==> flow/design.v <==
`timescale 1ns/10ps
module  CONV(
	input				clk,
	input				reset,
	output logic		busy,	
	input				ready,	
	output logic [13:0]	iaddr,
	input  		 [7:0]	idata,	
	output logic		ioe,
	output logic		wen_L0,
	output logic		oe_L0,
	output logic [13:0]	addr_L0,
	output logic [11:0] w_data_L0,
	input  		 [11:0] r_data_L0,
	output logic 		wen_L1,
	output logic		oe_L1,
	output logic [11:0]	addr_L1,
	output logic [11:0]	w_data_L1,
	input  		 [11:0]	r_data_L1,
	output logic		oe_weight,
	output logic [15:0]	addr_weight,
	input  logic signed  [7:0]  r_data_weight,
	output logic		wen_L2,
	output logic [3:0]	addr_L2,
	output logic [31:0]	w_data_L2
	);
reg [1:0] fully_flag;
reg[3:0] i0,i4,i5,i6;
reg [3:0] state,next_state;
reg [11:0] data [0:8];
reg [15:0] zero_index,addr_index0,addr_index1,addr_index2,addr_index3,addr_index4,L0_index;
reg signed [31:0] data_fully;
parameter INIT=4'd0,ADDR1=4'd1,WAIT1=4'd2,DATA_i0=4'd3,LAYER0=4'd4,ADDR2=4'd5,LAYER1=4'd6,
		  LAYER1_1=4'd7,ADDR3=4'd8,WAIT3=4'd9,LAYER2=4'd10,LAYER2_1=4'd11,FINI=4'd12;
always @(posedge clk or posedge reset ) begin
  if(reset) state<=INIT;
  else state<=next_state;
end
always @(*) begin
	case (state)
		INIT:begin
			next_state=(ready)?ADDR1:INIT;	
		end 
		ADDR1:begin
			next_state=WAIT1;
		end
		WAIT1:begin
			next_state=(fully_flag==0)?DATA_i0:(fully_flag==1)?LAYER1:LAYER2;		   
		end
		DATA_i0:begin
			next_state=(i0>=8&&zero_index==0||i0>=7&&zero_index==127||i0>=5&&zero_index==16510||
			            i0>=4&&zero_index==16637||i0>=8&&zero_index%130==0&&zero_index!=0&&zero_index!=16510||
						i5>=7&&zero_index%130==127&&zero_index!=127&&zero_index!=16637||
						i6>=8&&zero_index>0&&zero_index<127||i4>=5&&zero_index>16510&&zero_index<16637||i4>=8)?LAYER0:ADDR1;	
		end
		LAYER0:begin
			next_state=(L0_index>=16383)?ADDR2:ADDR1;
		end
		ADDR2:begin
			next_state=WAIT1;
		end
		LAYER1:begin
			next_state=(i0>=3)?LAYER1_1:ADDR2;
		end
		LAYER1_1:begin
			next_state=(addr_index1>=4095)?ADDR3:ADDR2;
		end
		ADDR3:begin
			next_state=WAIT1;
		end
		LAYER2:begin
			next_state=(addr_index2>=4095)?LAYER2_1:ADDR3;
		end
		LAYER2_1:begin
			next_state=(addr_index4>=9)?FINI:ADDR3;
		end
		FINI:begin
			next_state=INIT;
		end
		default: next_state=INIT;
	endcase
end
always @(posedge clk) begin
	case (state)
		INIT:begin
			zero_index<=16'h0;
			i0<=4'h4;
			i4<=4'h0;
			i5<=4'h0;
			i6<=4'h3;
			addr_index0<=0;
			addr_index1<=126;
			addr_index2<=0;
			addr_index3<=16128;
			addr_index4<=0;
			L0_index<=0;
			wen_L0<=0;
			ioe<=0;
			busy<=0;
			data_fully<=0;
			fully_flag<=0;
			wen_L1<=0;
			wen_L2<=0;
			oe_L0<=0;
			oe_L1<=0;
			oe_weight<=0;
		end 
		ADDR1:begin
			wen_L0<=0;
            ioe<=1;
			if (zero_index==0) begin
				if (i0==4) iaddr<=14'h0;
				else if (i0==5) iaddr<=14'h1; 
				else if (i0==7) iaddr<=14'h80;
				else iaddr<=14'h81;	
			end
			else if (zero_index==127) begin
				if (i0==3) iaddr<=14'h7E;
				else if (i0==4) iaddr<=14'h7F; 
				else if (i0==6) iaddr<=14'hFE;
				else iaddr<=14'hFF;	
			end
			else if (zero_index==16510) begin
				if (i0==1) iaddr<=14'h3F00;
				else if (i0==2) iaddr<=14'h3F01; 
				else if (i0==4) iaddr<=14'h3F80;
				else iaddr<=14'h3F81;		
			end
			else if (zero_index==16637) begin
				if (i0==0) iaddr<=14'h3F7E;
				else if (i0==1) iaddr<=14'h3F7F; 
				else if (i0==3) iaddr<=14'h3FFE;
				else iaddr<=14'h3FFF;		
			end
			else if (zero_index%130==0&&zero_index!=0&&zero_index!=16510) begin
				if (i0==1) iaddr<=addr_index0;
				else if (i0==2) iaddr<=addr_index0+1; 
				else if (i0==4) iaddr<=addr_index0+128;
				else if (i0==5) iaddr<=addr_index0+129;
				else if (i0==7) iaddr<=addr_index0+256;
				else iaddr<=addr_index0+257;
			end
			else if (zero_index%130==127&&zero_index!=127&&zero_index!=16637) begin
				if (i5==0) iaddr<=addr_index1;
				else if (i5==1) iaddr<=addr_index1+1; 
				else if (i5==3) iaddr<=addr_index1+128;
				else if (i5==4) iaddr<=addr_index1+129;
				else if (i5==6) iaddr<=addr_index1+256;
				else iaddr<=addr_index1+257;	
			end
			else if (zero_index>0&&zero_index<127) begin
				if (i6==3) iaddr<=addr_index2;
				else if (i6==4) iaddr<=addr_index2+1; 
				else if (i6==5) iaddr<=addr_index2+2;
				else if (i6==6) iaddr<=addr_index2+128;
				else if (i6==7) iaddr<=addr_index2+129;
				else iaddr<=addr_index2+130;	
			end
			else if (zero_index>16510&&zero_index<16637) begin
				if (i4==0) iaddr<=addr_index3;
				else if (i4==1) iaddr<=addr_index3+1; 
				else if (i4==2) iaddr<=addr_index3+2;
				else if (i4==3) iaddr<=addr_index3+128;
				else if (i4==4) iaddr<=addr_index3+129;
				else iaddr<=addr_index3+130;
			end
			else begin
				if (i4==0) iaddr<=addr_index4;
				else if (i4==1) iaddr<=addr_index4+1; 
				else if (i4==2) iaddr<=addr_index4+2;
				else if (i4==3) iaddr<=addr_index4+128;
				else if (i4==4) iaddr<=addr_index4+129;
				else if (i4==5) iaddr<=addr_index4+130;
				else if (i4==6) iaddr<=addr_index4+256;
				else if (i4==7) iaddr<=addr_index4+257;
				else iaddr<=addr_index4+258;	
			end
		end
		DATA_i0:begin
			if (zero_index==0) begin
				data[0]<=8'h0;
			    data[1]<=8'h0;
			    data[2]<=8'h0;
			    data[3]<=8'h0;
			    data[6]<=8'h0;
                data[i0]<=idata;
			    i0<=(i0==5)?i0+2:i0+1;	
			end
			else if (zero_index==127) begin
				data[0]<=8'h0;
			    data[1]<=8'h0;
			    data[2]<=8'h0;
			    data[5]<=8'h0;
			    data[8]<=8'h0;
                data[i0]<=idata;
			    i0<=(i0==4)?i0+2:i0+1;		
			end
			else if (zero_index==16510) begin
			    data[0]<=8'h0;
			    data[3]<=8'h0;
			    data[6]<=8'h0;
			    data[7]<=8'h0;
			    data[8]<=8'h0;
                data[i0]<=idata;
			    i0<=(i0==2)?i0+2:i0+1;	
			end
			else if (zero_index==16637) begin
				data[2]<=8'h0;
			    data[5]<=8'h0;
			    data[6]<=8'h0;
			    data[7]<=8'h0;
			    data[8]<=8'h0;
                data[i0]<=idata;
			    i0<=(i0==1)?i0+2:i0+1;
			end
			else if (zero_index%130==0&&zero_index!=0&&zero_index!=16510) begin
			   data[0]<=8'h0;
               data[3]<=8'h0;
               data[6]<=8'h0;
               data[i0]<=idata;
               i0<=(i0%3==2)?i0+2:i0+1;	
			end
			else if (zero_index%130==127&&zero_index!=127&&zero_index!=16637) begin
			    data[2]<=8'h0;
			    data[5]<=8'h0;
			    data[8]<=8'h0;
			    data[i5]<=idata;
			    i5<=(i5%3==1)?i5+2:i5+1;
			end
			else if (zero_index>0&&zero_index<127) begin
				data[0]<=8'h0;
                data[1]<=8'h0;
                data[2]<=8'h0;
                data[i6]<=idata;
                i6<=i6+1;
			end
			else if ((zero_index>16510&&zero_index<16637)) begin
				data[6]<=8'h0;
			    data[7]<=8'h0;
			    data[8]<=8'h0;
			    data[i4]<=idata;
			    i4<=i4+1;
			end
			else begin
				data[i4]<=idata;
			    i4<=i4+1;
			end	
		end
		LAYER0:begin
			if (i0>=8&&zero_index==0) begin
				i0<=3;
				zero_index<=zero_index+1;
			end
			else if (i0>=7&&zero_index==127) begin
				i0<=1;
				zero_index<=zero_index+3;
			end
			else if (i0>=5&&zero_index==16510) begin
				i0<=0;
				zero_index<=zero_index+1;
			end
			else if (i0>=4&&zero_index==16637) begin
				i0<=0;
				zero_index<=zero_index+1;
				addr_index0<=0;
				addr_index1<=0;
				addr_index2<=0;
				addr_index3<=0;
				addr_index4<=0;
			end
			else if (i0>=8&&zero_index%130==0&&zero_index!=0&&zero_index!=16510) begin
				i0<=0;
				zero_index<=zero_index+1;
				addr_index0<=addr_index0+128;
			end
			else if (i5>=7&&zero_index%130==127&&zero_index!=127&&zero_index!=16637) begin
				i5<=0;
				zero_index<=zero_index+3;
				addr_index1<=addr_index1+128;
			end
			else if (i6>=8&&zero_index>0&&zero_index<127) begin
				i6<=0;
				zero_index<=zero_index+1;
				addr_index2<=addr_index2+1;
			end
			else if (i4>=5&&zero_index>16510&&zero_index<16637) begin
				i4<=0;
				zero_index<=zero_index+1;
				addr_index3<=addr_index3+1;
			end
			else begin
				i4<=0;
				zero_index<=zero_index+1;
				addr_index4<=(addr_index4%128==125)?addr_index4+3:addr_index4+1;
			end
		    ioe<=0;
			wen_L0<=1;
			L0_index<=L0_index+1;
			addr_L0<=L0_index;
            w_data_L0<=($signed(-(data[0]<<1)+data[2]+data[4]+(data[5]<<1)+
                       data[6]+(data[7]<<1)-((data[8]<<1)+data[8]))>0)?$signed(-(data[0]<<1)+data[2]+data[4]+(data[5]<<1)+
                       data[6]+(data[7]<<1)-((data[8]<<1)+data[8])):0;
		end
        ADDR2:begin
			fully_flag<=1;
			wen_L0<=0;
			wen_L1<=0;
			oe_L0<=1;
			if(i0==0) addr_L0<=addr_index0;
			else if (i0==1) addr_L0<=addr_index0+1;
			else if (i0==2) addr_L0<=addr_index0+128;
            else addr_L0<=addr_index0+129;			
		end
		LAYER1:begin
			data[i0]<=r_data_L0;
			i0<=i0+1;
		end
		LAYER1_1:begin
			i0<=0;
			addr_index0<=(addr_index0%128==126)?addr_index0+130:addr_index0+2;
            wen_L1<=1;
			oe_L0<=0;
			addr_L1<=addr_index1;
			addr_index1<=addr_index1+1;
			w_data_L1<=(data[0]>=data[1]&&data[0]>=data[2]&&data[0]>=data[3])?data[0]:
			           (data[1]>=data[2]&&data[1]>=data[3]&&data[1]>=data[0])?data[1]:
					   (data[2]>=data[3]&&data[2]>=data[1]&&data[2]>=data[0])?data[2]:
					   (data[3]>=data[0]&&data[3]>=data[2]&&data[3]>=data[1])?data[3]:0;
		end
		ADDR3:begin
			fully_flag<=2;
			wen_L1<=0;
			wen_L2<=0;
			oe_L1<=1;
			oe_weight<=1;
			addr_L1<=addr_index2;
            addr_weight<=addr_index3;
		end
		LAYER2:begin
			data_fully<=$signed(r_data_L1)*r_data_weight+data_fully;
			addr_index2<=addr_index2+1;
			addr_index3<=addr_index3+1;
		end
		LAYER2_1:begin
			addr_index2<=0;
			oe_L1<=0;
			oe_weight<=0;
			wen_L2<=1;
			addr_L2<=addr_index4;
			w_data_L2<=(data_fully>0)?data_fully:data_fully>>>16;
			addr_index4<=addr_index4+1;
			data_fully<=32'b0;
		end
		FINI:begin
			busy<=1;
		end
		default; 
	endcase
end
endmodule
Step by step through the tools: CONV
What the tools print for CONV, step after step. Lines are those of the file above, counted from 1. Not given: --

Top: CONV. Clock: clk. Cell library: sky130hd. Timing corner: tt_025C_1v80.

Word-level counts
Source: Yosys, flattened and elaborated, memories not mapped. Widths are those after wreduce. Registers that Yosys merges into a memory's read port (data or address) are not register bits. Print and check cells do not count. Memory sizes are those after Yosys's memory passes, which may raise the word count (mostly to a power of two), join words into wider ones and drop unused or constant bits.

Under register bits stands 289. For bits of input ports the number is 43. The figure for memory bits (read-only) is 0. For memories the number is 1. Under cells after elaboration stands 744. The entry for bits in latches reads 0. For bits in writable memories the number is 192.

The entry for reductions and logical operators reads 82. For add/sub/neg operators the number is 49. Under divide/modulo/power cells stands 3. The figure for magnitude comparators is 31. Equal/unequal tests: 103. Under bitwise gates (word level) stands 106. The figure for multiply operators is 1. For multiplexer cells the number is 339. For shift operators the number is 0.

Memories: data (depth 16, width 12, line 30) `reg [11:0] data [0:8];`.

Operators by type and width (number): two-way mux 12 bit (80); two-way mux 16 bit (42); two-way mux 14 bit (39); two-way mux 4 bit (77); remainder unit 16 x 8 -> 32 bit with constant B (1); parallel mux 16 bit (select 3 bit) (5); OR reduction 192 bit (1); two-way mux 192 bit (1); multiplier 12 x 8 -> 20 bit (1); adder 14 x 8 -> 14 bit with constant B (11); >= comparator 12 bit (12); remainder unit 4 x 2 -> 32 bit with constant B (2); == test 4 bit with constant A (29); adder 14 x 9 -> 14 bit with constant B (7); adder 16 x 1 -> 16 bit with constant B (6); adder 12 bit (6); == test 4 x 3 -> 1 bit with constant B (18); parallel mux 32 bit (select 2 bit) (1); parallel mux 16 bit (select 2 bit) (2); two-way mux 8 bit (8); two-way mux 1 bit (62); bitwise AND 1 bit (48); adder 16 x 2 -> 16 bit with constant B (3); adder 16 x 8 -> 16 bit with constant B (3); adder 14 x 2 -> 14 bit with constant B (3); OR reduction 12 bit (3); != test 2 bit with constant B (18); parallel mux 4 bit (select 9 bit) (1).

Not listed: further kinds 64, cells in them 224.

Logic depth
Longest topological path by Yosys (ltp), each cell counted once; first at word level (registers and memories cut), then after technology mapping (sequential cells cut; the memories' decode and read muxes count).

The figure for word-level depth is 17. The figure for ABC_AREA is 0. The entry for mapped depth reads 57. For depth with buffers taken out the number is 48.

Mapped cells and area
Source: synth_stat.txt of the flow (Yosys; design flattened, memories mapped). It holds for the ABC_AREA given above (unset counts as 0); a run with the other value may have another netlist. The area totals of this step are shown rounded.

Under buffers stands 203. Flip-flop cells: 400. For sequential area the number is 11000 sq um. Standard cells after synthesis: 4070. The entry for cell area after synthesis reads 36000 sq um.

Cell types (number): sky130_fd_sc_hd__edfxtp_1 (316); sky130_fd_sc_hd__fa_1 (208); sky130_fd_sc_hd__ha_1 (218); sky130_fd_sc_hd__a21oi_1 (298); sky130_fd_sc_hd__dfxtp_1 (72); sky130_fd_sc_hd__nor2_1 (377); sky130_fd_sc_hd__inv_1 (367); sky130_fd_sc_hd__xnor2_1 (143); sky130_fd_sc_hd__nand2_1 (310); sky130_fd_sc_hd__o21ai_0 (204); sky130_fd_sc_hd__nand3_1 (149); sky130_fd_sc_hd__xor2_1 (78); sky130_fd_sc_hd__clkbuf_1 (172); sky130_fd_sc_hd__nand2b_1 (86); sky130_fd_sc_hd__and2_1 (69); sky130_fd_sc_hd__nor3_1 (78); sky130_fd_sc_hd__mux2_2 (34); sky130_fd_sc_hd__o211ai_1 (47).

Other cell types: 99; their cells: 844.

Timing after synthesis
Source: OpenSTA report_checks on the synthesized netlist (no wires, ideal clock, input and output delay 20% of the period each), path of least setup slack; recovery checks are left aside. Register names are those of the netlist, which keeps one name where synthesis merged equal registers.

Path kind: register to register. From: register zero_index[12]. To: register i0[0]. Required time: 12728 ps. Under time at the first pin stands 0 ps. The figure for path slack is 467 ps. The figure for arrival is 12262 ps. Under driving pins on the path stands 51. The figure for path delay is 12534 ps. For library setup time the number is 272 ps. For period the number is 13000 ps. The figure for synthesis period reached is 12533 ps.

"path delay" is the arrival time less input delay plus setup time. "driving pins on the path": output pins that drive a net of the path, with the launching flip-flop's if there is one; two outputs of one cell count as two. "synthesis period reached" is the clock period less the worst setup slack; recovery checks do not enter. This is arithmetic on one report: input and output delays are still those of the set period (20% each). The rows between start and end are the longest chain of elaborated cells between them; the timing report does not say that the signal goes this way. Where chains are equally long, one stands for them. A line is the first line of the expression or statement that the cell stems from. Yosys adds cells for indexed reads and writes and turns some case tables into memories. A register here has more assigning lines than the two given. Ways into the end's enable are left out, as the timed path ends at the data pin.

Path through: sky130_fd_sc_hd__edfxtp_1 -> sky130_fd_sc_hd__clkbuf_1 -> sky130_fd_sc_hd__or3_1 -> sky130_fd_sc_hd__nor2_1 -> sky130_fd_sc_hd__nand2_1 -> sky130_fd_sc_hd__ha_1 -> sky130_fd_sc_hd__nand2b_1 -> sky130_fd_sc_hd__a22oi_1 -> sky130_fd_sc_hd__a21oi_1 -> sky130_fd_sc_hd__maj3_1 -> sky130_fd_sc_hd__a22oi_2 -> sky130_fd_sc_hd__nor3_1 -> sky130_fd_sc_hd__xnor2_1 -> sky130_fd_sc_hd__nor4b_1 -> sky130_fd_sc_hd__or2_1 -> sky130_fd_sc_hd__clkbuf_1 -> sky130_fd_sc_hd__a21oi_2 -> sky130_fd_sc_hd__o31a_1 -> (+15 left out) -> sky130_fd_sc_hd__nand2_2 -> sky130_fd_sc_hd__buf_2 -> sky130_fd_sc_hd__clkbuf_1 -> sky130_fd_sc_hd__buf_1 -> sky130_fd_sc_hd__o21ai_0 -> sky130_fd_sc_hd__ha_1 -> sky130_fd_sc_hd__ha_1 -> sky130_fd_sc_hd__inv_1 -> sky130_fd_sc_hd__o21ai_1 -> sky130_fd_sc_hd__a21oi_1 -> sky130_fd_sc_hd__mux2i_1 -> sky130_fd_sc_hd__o21ai_0 -> sky130_fd_sc_hd__ha_1 -> sky130_fd_sc_hd__a21oi_1 -> sky130_fd_sc_hd__nand4b_1 -> sky130_fd_sc_hd__a211oi_2 -> sky130_fd_sc_hd__a2111oi_0 -> sky130_fd_sc_hd__or4_1. Cells in the longest elaborated chain: 11.

RTL lines, path post-synthesis: start, declared (line 31) `reg [15:0] zero_index,addr_index0,addr_index1,addr_index2,addr_index3,addr_index4,L0_index;`; start, assigned (line 252) `zero_index<=zero_index+1;`; start, assigned (line 256) `zero_index<=zero_index+3;`; remainder unit 16 x 8 -> 32 bit (line 271) `else if (i0>=8&&zero_index%130==0&&zero_index!=0&&zero_index!=16510) begin`; logical NOT 32 bit (line 271); logical AND 1 bit x3 (line 271); two-way mux 4 bit (line 271); two-way mux 4 bit (line 262) `else if (i0>=4&&zero_index==16637) begin`; two-way mux 4 bit (line 258) `else if (i0>=5&&zero_index==16510) begin`; two-way mux 4 bit (line 254) `else if (i0>=7&&zero_index==127) begin`; two-way mux 4 bit (line 250) `if (i0>=8&&zero_index==0) begin`; parallel mux 4 bit (select 5 bit) (line 84) `case (state)`; end, assigned (line 187) `i0<=(i0==5)?i0+2:i0+1;`; end, assigned (line 196) `i0<=(i0==4)?i0+2:i0+1;`; end, declared (line 28) `reg[3:0] i0,i4,i5,i6;`.

Worst path after layout
From the final timing report of flow run A: the path of least setup slack in the routed layout; clock arrival at registers is part of the times. The path's times are printed in steps of 10 ps; the period is the one set.

Path kind: register to register. From: register zero_index[12]. To: register i0[0]. Under driving pins on the path stands 44. For period the number is 12400 ps. For library setup time the number is 260 ps. The figure for path slack is 630 ps. The figure for arrival is 12090 ps. Required time: 12720 ps. Under time at the first pin stands 610 ps.

The rows between start and end are the longest chain of elaborated cells between them; the timing report does not say that the signal goes this way. Where chains are equally long, one stands for them. A register here has more assigning lines than the two given. Ways into the end's enable are left out, as the timed path ends at the data pin.

Path through: sky130_fd_sc_hd__edfxtp_1 -> sky130_fd_sc_hd__or3_1 -> sky130_fd_sc_hd__nor2_1 -> sky130_fd_sc_hd__nand2_1 -> sky130_fd_sc_hd__ha_1 -> sky130_fd_sc_hd__a22oi_2 -> sky130_fd_sc_hd__a21oi_1 -> sky130_fd_sc_hd__or3_4 -> sky130_fd_sc_hd__a22o_4 -> sky130_fd_sc_hd__or4_4 -> sky130_fd_sc_hd__nor3_2 -> sky130_fd_sc_hd__o221ai_2 -> sky130_fd_sc_hd__or3_4 -> sky130_fd_sc_hd__a211oi_2 -> sky130_fd_sc_hd__nor2_1 -> sky130_fd_sc_hd__nand3b_1 -> sky130_fd_sc_hd__xor2_1 -> sky130_fd_sc_hd__or4b_4 -> (+8 left out) -> sky130_fd_sc_hd__a221o_1 -> sky130_fd_sc_hd__a2111oi_4 -> sky130_fd_sc_hd__nand2_2 -> sky130_fd_sc_hd__nand2_1 -> sky130_fd_sc_hd__o21ai_0 -> sky130_fd_sc_hd__ha_1 -> sky130_fd_sc_hd__ha_2 -> sky130_fd_sc_hd__inv_1 -> sky130_fd_sc_hd__o21ai_1 -> sky130_fd_sc_hd__buf_4 -> sky130_fd_sc_hd__mux2i_1 -> sky130_fd_sc_hd__o21ai_2 -> sky130_fd_sc_hd__ha_1 -> sky130_fd_sc_hd__a21oi_2 -> sky130_fd_sc_hd__nand4b_1 -> sky130_fd_sc_hd__a211oi_4 -> sky130_fd_sc_hd__a2111oi_0 -> sky130_fd_sc_hd__or4_1. Cells in the longest elaborated chain: 11.

RTL lines, path post-layout: start, declared (line 31) `reg [15:0] zero_index,addr_index0,addr_index1,addr_index2,addr_index3,addr_index4,L0_index;`; start, assigned (line 252) `zero_index<=zero_index+1;`; start, assigned (line 256) `zero_index<=zero_index+3;`; remainder unit 16 x 8 -> 32 bit (line 271) `else if (i0>=8&&zero_index%130==0&&zero_index!=0&&zero_index!=16510) begin`; logical NOT 32 bit (line 271); logical AND 1 bit x3 (line 271); two-way mux 4 bit (line 271); two-way mux 4 bit (line 262) `else if (i0>=4&&zero_index==16637) begin`; two-way mux 4 bit (line 258) `else if (i0>=5&&zero_index==16510) begin`; two-way mux 4 bit (line 254) `else if (i0>=7&&zero_index==127) begin`; two-way mux 4 bit (line 250) `if (i0>=8&&zero_index==0) begin`; parallel mux 4 bit (select 5 bit) (line 84) `case (state)`; end, assigned (line 187) `i0<=(i0==5)?i0+2:i0+1;`; end, assigned (line 196) `i0<=(i0==4)?i0+2:i0+1;`; end, declared (line 28) `reg[3:0] i0,i4,i5,i6;`.

Lab notebook: CONV

Module CONV, platform sky130hd: 3 stored runs of the flow (Yosys, OpenROAD) with differing settings, in no particular order. Input and output delays are each 20% of the period that was set; the output load is 0.01 pF. "time used up by the worst setup path" means the part of the period allowed to the worst setup path (the constraints hold back 20% at inputs and 20% at outputs) less its slack; where the path has registers, the arrival times of their clocks count too. "time used up by the worst setup path" is given in steps of 10 ps. The results are shown rounded.

Flow run A has these settings: CORE_UTILIZATION 54; period_ns 12.4; CAP_MARGIN 20; CORE_MARGIN 2; SLEW_MARGIN 20. The synthesis area stands at 36000 sq um. The measured overall die area is 69000 sq um. The area of the standard cells in the finished layout stands at 41000 sq um. The measured setup slack of the worst path is 630 ps. The time used up by the worst setup path is 11770 ps. Worst setup path type: register to register.

Flow run B has these settings: ABC_AREA 1; CAP_MARGIN 5; CELL_PAD_IN_SITES_DETAIL_PLACEMENT 1; CELL_PAD_IN_SITES_GLOBAL_PLACEMENT 1; CORE_ASPECT_RATIO 0.54; CORE_MARGIN 3; CORE_UTILIZATION 51; CTS_CLUSTER_SIZE 88; GPL_ROUTABILITY_DRIVEN 1; GPL_TIMING_DRIVEN 0; HOLD_SLACK_MARGIN 0.04; MIN_ROUTING_LAYER met1; PLACE_DENSITY_LB_ADDON 0.16; period_ns 13.0; SLEW_MARGIN 20. The synthesis area stands at 38000 sq um. The measured overall die area is 78000 sq um. The area of the standard cells in the finished layout stands at 43000 sq um. The measured setup slack of the worst path is 580 ps. The time used up by the worst setup path is 12420 ps. Worst setup path type: register to register.

Flow run C has these settings: CAP_MARGIN 25; CELL_PAD_IN_SITES_GLOBAL_PLACEMENT 3; CORE_UTILIZATION 17; CTS_CLUSTER_DIAMETER 160; CTS_CLUSTER_SIZE 69; GPL_ROUTABILITY_DRIVEN 1; GPL_TIMING_DRIVEN 0; MAX_ROUTING_LAYER met4; MIN_ROUTING_LAYER met1; PLACE_DENSITY_LB_ADDON 0.07; SETUP_SLACK_MARGIN -0.5; period_ns 11.9; CORE_MARGIN 2; SLEW_MARGIN 20. The synthesis area stands at 36000 sq um. The measured overall die area is 220000 sq um. The area of the standard cells in the finished layout stands at 44000 sq um. The measured setup slack of the worst path is -990 ps. The time used up by the worst setup path is 12890 ps. Worst setup path type: register to register.
